==> flow/design.v <==
`timescale 1ns/10ps
module CannyEdge(dAddrRegRow, dAddrRegCol, bWE, bCE, InData, OutData,
	OPMode, bOPEnable, dReadReg, dWriteReg,	tclk, rst_b);
	input 	[2:0]				dAddrRegRow, dAddrRegCol;
	input						bWE, bCE;
	input 	[8-1:0] 	InData;
	output	[8-1:0] 	OutData;
	reg		[8-1:0] 	OutData;
	input 	[2:0]				OPMode;
	input 						bOPEnable;
	input 	[3:0]				dReadReg, dWriteReg;
	input						tclk, rst_b;
	reg 	[8-1:0]	regX[0:24];	 
	reg 	[8-1:0]	regY6;		 
	reg 	[8-1:0]	regZ[0:12];	 
	wire	[5:0]			wIdx = dAddrRegRow*3'd5 + dAddrRegCol;	 
	wire	[8-1:0]	gf[0:24];	 
	reg 	[8-1:0]	Out_gf, Out_gradient, Out_direction, Out_bThres;
	parameter		dThresHigh = 15;
	parameter		dThresLow = 10;
	parameter		dWidth = 200;
	parameter		dHeight = 200;
	reg			[14:0]	tpSum;
	reg			[1:0]	IntSignal;
	reg signed [31:0]	Gx, Gy, fGx, fGy;
	reg signed	[1:0]	dx, dy;
	integer	k;
	assign gf[0] =1;  assign gf[1] =3;  assign gf[2] =4;  assign gf[3] =3;  assign gf[4] =1;
	assign gf[5] =3;  assign gf[6] =7;  assign gf[7] =10; assign gf[8] =7;  assign gf[9] =3;
	assign gf[10]=4;  assign gf[11]=10; assign gf[12]=16; assign gf[13]=10; assign gf[14]=4;
	assign gf[15]=3;  assign gf[16]=7;  assign gf[17]=10; assign gf[18]=7;  assign gf[19]=3;
	assign gf[20]=1;  assign gf[21]=3;  assign gf[22]=4;  assign gf[23]=3;  assign gf[24]=1;
	always @(posedge tclk or negedge rst_b)
	begin
		if(!rst_b) begin
			IntSignal <= 2'b00;
		end
		else if(bCE==1'b0 && bWE==1'b0) 
		begin
			if(dWriteReg == 0)
				regX[wIdx] <= InData;
			else if(dWriteReg == 1) begin
				if(wIdx == 6)
					regY6 <= InData;
			end
			else if(dWriteReg == 2) begin
				if(wIdx <= 12)
					regZ[wIdx] <= InData;
			end
		end
		else if(bCE==1'b0 && bWE==1'b1)
		begin
			if(dReadReg == 0)
				OutData <= Out_gf;
			else if(dReadReg == 1)
				OutData <= Out_gradient;
			else if(dReadReg == 2)
				OutData <= Out_direction;
			else if(dReadReg == 3)
				OutData <= Out_gradient;
			else if(dReadReg == 4)
				OutData <= Out_bThres;
			else
				OutData <= OutData;
		end
		else
		begin
			if(bOPEnable==1'b0)
			begin
				if(OPMode == 0)
				begin
					if(IntSignal == 2'b00)	begin
						tpSum <= (gf[0]*regX[0]+gf[1]*regX[1]+gf[2]*regX[2]+gf[3]*regX[3]+gf[4]*regX[4]+gf[5]*regX[5]+gf[6]*regX[6]+gf[7]*regX[7]+gf[8]*regX[8]+gf[9]*regX[9]+gf[10]*regX[10]+gf[11]*regX[11]+gf[12]*regX[12]+gf[13]*regX[13]+gf[14]*regX[14]+gf[15]*regX[15]+gf[16]*regX[16]+gf[17]*regX[17]+gf[18]*regX[18]+gf[19]*regX[19]+gf[20]*regX[20]+gf[21]*regX[21]+gf[22]*regX[22]+gf[23]*regX[23]+gf[24]*regX[24]);
						IntSignal <= 2'b01;
					end
					else if(IntSignal == 2'b01) begin
						Out_gf <= tpSum >> 7;				 
					end
					else begin
						Out_gf <= Out_gf;
						IntSignal <= IntSignal;
					end
				end
				else if(OPMode == 1)
				begin
					if(IntSignal == 2'b00)	begin
						Gx <= -regX[0]-2*regX[5]-regX[10]+regX[2]+2*regX[7]+regX[12];
						Gy <= +regX[0]+2*regX[1]+regX[2]-regX[10]-2*regX[11]-regX[12];
						IntSignal <= 2'b01;
					end
					else if(IntSignal == 2'b01) begin
						if(Gx >= 0 && Gy >= 0)
							Out_gradient <= (Gx+Gy)/8;
						else if(Gx < 0 && Gy >=0)
							Out_gradient <= (-Gx+Gy)/8;
						else if(Gx >= 0 && Gy < 0)
							Out_gradient <= (Gx-Gy)/8;
						else if(Gx < 0 && Gy < 0)
							Out_gradient <= (-Gx-Gy)/8;
						else
							Out_gradient <= Out_gradient;
						IntSignal <= 2'b10;
					end	
					else if(IntSignal == 2'b10) begin
						if(Gy < 0)
						begin
							fGx <= -Gx;
							fGy <= -Gy;
						end
						else
						begin
							fGx <= Gx;
							fGy <= Gy;
						end
						IntSignal <= 2'b11;
					end
					else if(IntSignal == 2'b11) begin
						if(fGx >=0)
						begin
							if(fGy <= fGx>>1)  
								Out_direction <= 0;
							else if(fGy > fGx>>1 && fGy <= fGx*25/10)  
								Out_direction <= 45;
							else if(fGy > fGx*25/10)
								Out_direction <= 90;
							else
								Out_direction <= Out_direction;
						end
						else  
						begin
							if(fGy <= -fGx>>1)
								Out_direction <= 0;
							else if(fGy > -fGx>>1 && fGy <= -fGx*25/10)
								Out_direction <= 135;
							else if(fGy > -fGx*25/10)
								Out_direction <= 90;
							else
								Out_direction <= Out_direction;
						end
						IntSignal <= IntSignal;
					end
				end
				else if(OPMode == 2)
				begin
					if(IntSignal == 2'b00) begin
						if(regY6 == 0) begin
							dx <= 1;
							dy <= 0;
						end
						else if(regY6 == 45) begin
							dx <= -1;
							dy <= 1;
						end
						else if(regY6 == 90) begin
							dx <= 0;
							dy <= 1;
						end
						else if(regY6 == 135) begin
							dx <= 1;
							dy <= 1;
						end
						else begin
							dx <= 0; 
							dy <= 0; 
						end
						IntSignal <= 2'b01;
					end
					else if(IntSignal == 2'b01) begin
						if(regX[6] < regX[6-5*dy-dx] | regX[6] < regX[6+5*dy+dx])
							regX[6] <= 0;
						IntSignal <= IntSignal;
						Out_gradient <= regX[6];
					end
				end
				else if(OPMode == 3)
				begin
					if(IntSignal == 2'b00) begin
						if(regY6 == 0) begin
							dx <= 1;
							dy <= 0;
						end
						else if(regY6 == 45) begin
							dx <= -1;
							dy <= 1;
						end
						else if(regY6 == 90) begin
							dx <= 0;
							dy <= 1;
						end
						else if(regY6 == 135) begin
							dx <= 1;
							dy <= 1;
						end
						else begin
							dx <= 0; 
							dy <= 0; 
						end
						IntSignal <= 2'b01;
					end	
					else if(IntSignal == 2'b01) begin
						if(regX[6] >= dThresHigh)		 
							Out_bThres <= 1;
						else if(regX[6] <= dThresLow)	 
							Out_bThres <= 0;
						else							 
						begin
							if(regX[6-5*dy-dx] >= dThresHigh || regX[6+5*dy+dx] >= dThresHigh)
								Out_bThres <= 1;
							else if(regZ[6-5*dy-dx] == 1 || regZ[6+5*dy+dx] == 1)
								Out_bThres <= 1;
							else
								Out_bThres <= 0;
						end
						IntSignal <= IntSignal;
					end
				end
			end	
			else  
				IntSignal <= 2'b00;
		end  
	end
endmodule
From RTL to reports: CannyEdge --
What the tools print for CannyEdge, step after step. Line numbers count from 1 in the design file above. Cell names lack the library's common part. Not given: --
Set-up: top module CannyEdge, clock input tclk, library sky130hd, corner tt_025C_1v80

Word-level counts --
Source: Yosys, flattened and elaborated. Widths are those after wreduce. Registers that Yosys merges into a memory's read port (data or address) are not register bits. Print and check cells do not count. Equal cells are merged and count once.
Word-level totals: bits of input ports 30, register bits 501, output and inout bits 8
Cells by class: equality and inequality tests 136, reductions and logical operators 83, divide/modulo/power cells 2, bitwise operators 18, mux-type cells 126, multiply operators 20, add/subtract/negate cells 51, $lt $le $gt $ge 20
Operators by type and width (number):
- 2-to-1 mux 8 bit | 95
- parallel mux 8 bit (select 25 bit) | 2
- multiplier 32 x 6 -> 32 bit (second input constant) | 2
- divider 32 x 5 -> 32 bit (second input constant) | 2
- multiplier 3 x 8 -> 11 bit (first input constant) | 8
- parallel mux 8 bit (select 13 bit) | 2
- multiplier 2 x 8 -> 10 bit (first input constant) | 8
- equality test 5 bit (second input constant) | 27
- greater-than comparator 32 bit | 4
- less-or-equal comparator 32 bit | 4
- adder 15 x 10 -> 15 bit | 8
- equality test 5 x 4 -> 1 bit (second input constant) | 24
- AND reduction 7 bit | 16
- AND reduction 4 bit | 26
- >= comparator 32 x 1 -> 1 bit (second input constant) | 3
- negator 32 bit | 3
- adder 15 x 12 -> 15 bit | 5
- less-than comparator 32 x 1 -> 1 bit (second input constant) | 2
- adder 32 bit | 2
- subtractor 32 bit | 2
- adder 32 x 8 -> 32 bit | 2
- subtractor 32 x 8 -> 32 bit | 2
- 2-to-1 mux 32 bit | 2
- adder 15 x 11 -> 15 bit | 4
- equality test 4 bit (second input constant) | 15
- equality test 5 x 3 -> 1 bit (second input constant) | 12
- equality test 4 x 3 -> 1 bit (second input constant) | 13
- 2-to-1 mux 2 bit | 20
Other operator kinds: 64; their cells: 141.

Logic depth --
Depth = most cells in a row (Yosys ltp): at word level without a register or memory, in the mapped netlist without a sequential cell, where the memories' decode and read muxes count.
Logic depth: depth in word-level cells 35, ABC_AREA 0, gate-level depth with buffers 89, gate-level depth less buffers 78

After synthesis --
Yosys stat after the flow's synthesis: flattened, memories mapped to cells. It holds for the ABC_AREA given above (unset counts as 0); a run with the other value may have another netlist.
Cells by type (number):
- edfxtp_1 | 467
- fa_1 | 418
- ha_1 | 667
- xnor2_1 | 326
- inv_1 | 758
- nor2_1 | 501
- a21oi_1 | 321
- nand2_1 | 408
- o21ai_0 | 295
- xor2_1 | 136
- nand3_1 | 163
- nand4_1 | 124
- nor3_1 | 151
- a21o_1 | 99
- mux2i_1 | 67
- a221oi_1 | 64
- clkbuf_8 | 40
- nor4_1 | 78
Not listed: further types 154, cells in them 1579.
Mapped netlist: cell area after synthesis 62326.0 µm², buffers 216, mapped cells 6662, flip-flops 472, sequential area 14144.8 µm²

Path before layout --
Source: OpenSTA report_checks on the synthesized netlist (no wires, ideal clock, input and output delay 20% of the period each), path of least setup slack; recovery checks are left aside. Register names are those of the netlist, which keeps one name where synthesis merged equal registers.
Path post-synthesis: path type register -> register, start point reg fGx[2], end point reg Out_direction[2], period 30.0 ns, setup time 0.262 ns, path delay 18.163 ns, arrival time 17.901 ns, setup slack 11.837 ns, stages 81, data required time 29.738 ns, synthesis period reached 18.163 ns
"path delay" = arrival - input delay + setup time. "stages": output pins that drive a net of the path, with the launching flip-flop's if there is one; two outputs of one cell count as two. "synthesis period reached" = period - worst setup slack (recovery checks aside). The figure is calculated, with input and output delays left at 20% of the set period. Between the ends stands the longest chain of elaborated cells between them, by number of cells; it is not shown to be the way that was timed. Of several equally long chains one is given. A line is the first line of the expression or statement that the cell stems from. Yosys adds cells for indexed reads and writes and turns some case tables into memories. A register here has more assigning lines than the two given. The path ends at the data pin of a flip-flop with enable; ways to the enable are not counted.
On the way, post-synthesis: cell sequence edfxtp_1 inv_1 ha_1 inv_1 fa_1 inv_1 ha_1 ha_1 fa_1 a21oi_1 nor4b_1 or4b_4 a21o_1 or3_1 or3_4 or4_4 buf_6 nor4_1 [... 45 more ...] or3_1 buf_4 o31ai_2 xnor2_1 ha_1 nor2b_1 o21ai_0 nand2b_1 a21oi_1 nor2b_1 o21ai_0 nand2b_1 a21oi_1 nand2_1 a2111oi_0 o211ai_1 nor2b_1 or2_2, length of the longest elaborated chain 8, elaborated cells on any way between the ends 23
RTL lines, path post-synthesis:
- from (decl) | line 25 | reg signed [31:0] Gx, Gy, fGx, fGy;
- from (assign) | line 107 | fGx <= -Gx;
- from (assign) | line 112 | fGx <= Gx;
- negator 32 bit | line 135 | else if(fGy > -fGx*25/10)
- multiplier 32 x 6 -> 32 bit | line 135
- divider 32 x 5 -> 32 bit | line 135
- greater-than comparator 32 bit | line 135
- 2-to-1 mux 8 bit | line 135
- 2-to-1 mux 8 bit | line 133 | else if(fGy > -fGx>>1 && fGy <= -fGx*25/10)
- 2-to-1 mux 8 bit | line 131 | if(fGy <= -fGx>>1)
- 2-to-1 mux 8 bit | line 118 | if(fGx >=0)
- to (assign) | line 127 | Out_direction <= Out_direction;
- to (assign) | line 138 | Out_direction <= Out_direction;
- to (decl) | line 18 | reg [8-1:0] Out_gf, Out_gradient, Out_direction, Out_bThres;

Worst path after layout --
From the final timing report of run 1: the path of least setup slack in the routed layout; clock arrival at registers is part of the times.
Path after layout: path type register -> register, start point reg fGx[0], end point reg Out_direction[2], arrival time 23.92 ns, period 30.0 ns, setup slack 6.48 ns, data required time 30.40 ns, setup time 0.25 ns, stages 69
Between the ends stands the longest chain of elaborated cells between them, by number of cells; it is not shown to be the way that was timed. Of several equally long chains one is given. A register here has more assigning lines than the two given. The path ends at the data pin of a flip-flop with enable; ways to the enable are not counted.
On the way, after layout: cell sequence edfxtp_1 inv_1 ha_1 and4_1 and2_1 nand2_1 xnor2_1 ha_1 ha_1 xor2_1 ha_1 ha_1 nand4_1 a211oi_1 nor2_1 o311a_2 a211oi_1 nand3_2 [... 33 more ...] a41oi_1 inv_1 ha_1 and3_1 nand2_1 o21ai_0 xnor2_1 ha_1 a21o_1 a21oi_1 nor2_1 a211oi_1 o21ai_0 a21oi_1 xnor2_1 a21oi_1 nor2_1 or2_2, length of the longest elaborated chain 8, elaborated cells on any way between the ends 21
RTL lines, path after layout:
- from (decl) | line 25 | reg signed [31:0] Gx, Gy, fGx, fGy;
- from (assign) | line 107 | fGx <= -Gx;
- from (assign) | line 112 | fGx <= Gx;
- negator 32 bit | line 135 | else if(fGy > -fGx*25/10)
- multiplier 32 x 6 -> 32 bit | line 135
- divider 32 x 5 -> 32 bit | line 135
- greater-than comparator 32 bit | line 135
- 2-to-1 mux 8 bit | line 135
- 2-to-1 mux 8 bit | line 133 | else if(fGy > -fGx>>1 && fGy <= -fGx*25/10)
- 2-to-1 mux 8 bit | line 131 | if(fGy <= -fGx>>1)
- 2-to-1 mux 8 bit | line 118 | if(fGx >=0)
- to (assign) | line 127 | Out_direction <= Out_direction;
- to (assign) | line 138 | Out_direction <= Out_direction;
- to (decl) | line 18 | reg [8-1:0] Out_gf, Out_gradient, Out_direction, Out_bThres;

Add stored flow runs of CannyEdge

Design CannyEdge on sky130hd. What follows are 5 stored runs of the flow, each under its own settings; their order means nothing. The constraints put input and output delay at 20% of the set period each and load the outputs with 0.01 pF.
"worst setup path time" means the part of the period allowed to the worst setup path (the constraints hold back 20% at inputs and 20% at outputs) less its slack; where the path has registers, the arrival times of their clocks count too.
[run 1] settings: CELL_PAD_IN_SITES_GLOBAL_PLACEMENT=3, CORE_UTILIZATION=40, CTS_CLUSTER_SIZE=100, period_ns=30.0, CAP_MARGIN=20, CORE_MARGIN=2, SLEW_MARGIN=20
[run 1] result: chip area after synthesis (Yosys) 62326.0 µm², die area 158990.0 µm², standard-cell area of the final layout 66886.6 µm², worst setup slack after layout 6.477 ns, worst setup path time 23.52 ns, worst setup path kind register -> register
[run 2] settings: CELL_PAD_IN_SITES_GLOBAL_PLACEMENT=2, CORE_UTILIZATION=40, CTS_CLUSTER_SIZE=100, GPL_ROUTABILITY_DRIVEN=0, GPL_TIMING_DRIVEN=0, PLACE_DENSITY=0.66, TNS_END_PERCENT=55, period_ns=15.2, CAP_MARGIN=20, CORE_MARGIN=2, SLEW_MARGIN=20
[run 2] result: chip area after synthesis (Yosys) 62326.0 µm², die area 158990.0 µm², standard-cell area of the final layout 73873.4 µm², worst setup slack after layout -3.621 ns, worst setup path time 18.82 ns, worst setup path kind register -> register
[run 3] settings: CORE_UTILIZATION=40, period_ns=30.0, CAP_MARGIN=20, CORE_MARGIN=2, SLEW_MARGIN=20
[run 3] result: chip area after synthesis (Yosys) 62326.0 µm², die area 158990.0 µm², standard-cell area of the final layout 66546.3 µm², worst setup slack after layout 7.028 ns, worst setup path time 22.97 ns, worst setup path kind register -> register
[run 4] settings: ABC_AREA=1, CORE_ASPECT_RATIO=1.16, CORE_UTILIZATION=32, CTS_CLUSTER_DIAMETER=100, CTS_CLUSTER_SIZE=92, GPL_ROUTABILITY_DRIVEN=1, GPL_TIMING_DRIVEN=1, MAX_ROUTING_LAYER=met5, MIN_ROUTING_LAYER=met2, PLACE_DENSITY_LB_ADDON=0.23, SETUP_SLACK_MARGIN=5.0, SLEW_MARGIN=40, period_ns=32.8, CAP_MARGIN=20, CORE_MARGIN=2
[run 4] result: chip area after synthesis (Yosys) 59499.6 µm², die area 189410.0 µm², standard-cell area of the final layout 64878.5 µm², worst setup slack after layout 10.745 ns, worst setup path time 22.06 ns, worst setup path kind register -> register
[run 5] settings: ABC_AREA=1, CAP_MARGIN=5, CELL_PAD_IN_SITES_DETAIL_PLACEMENT=0, CELL_PAD_IN_SITES_GLOBAL_PLACEMENT=1, CORE_UTILIZATION=62, CTS_CLUSTER_DIAMETER=120, GPL_ROUTABILITY_DRIVEN=1, PLACE_DENSITY_LB_ADDON=0.05, SETUP_SLACK_MARGIN=3.46, SLEW_MARGIN=10, period_ns=21.8, CORE_MARGIN=2
[run 5] result: chip area after synthesis (Yosys) 59499.6 µm², die area 98461.0 µm², standard-cell area of the final layout 70490.1 µm², worst setup slack after layout 2.957 ns, worst setup path time 18.84 ns, worst setup path kind register -> register
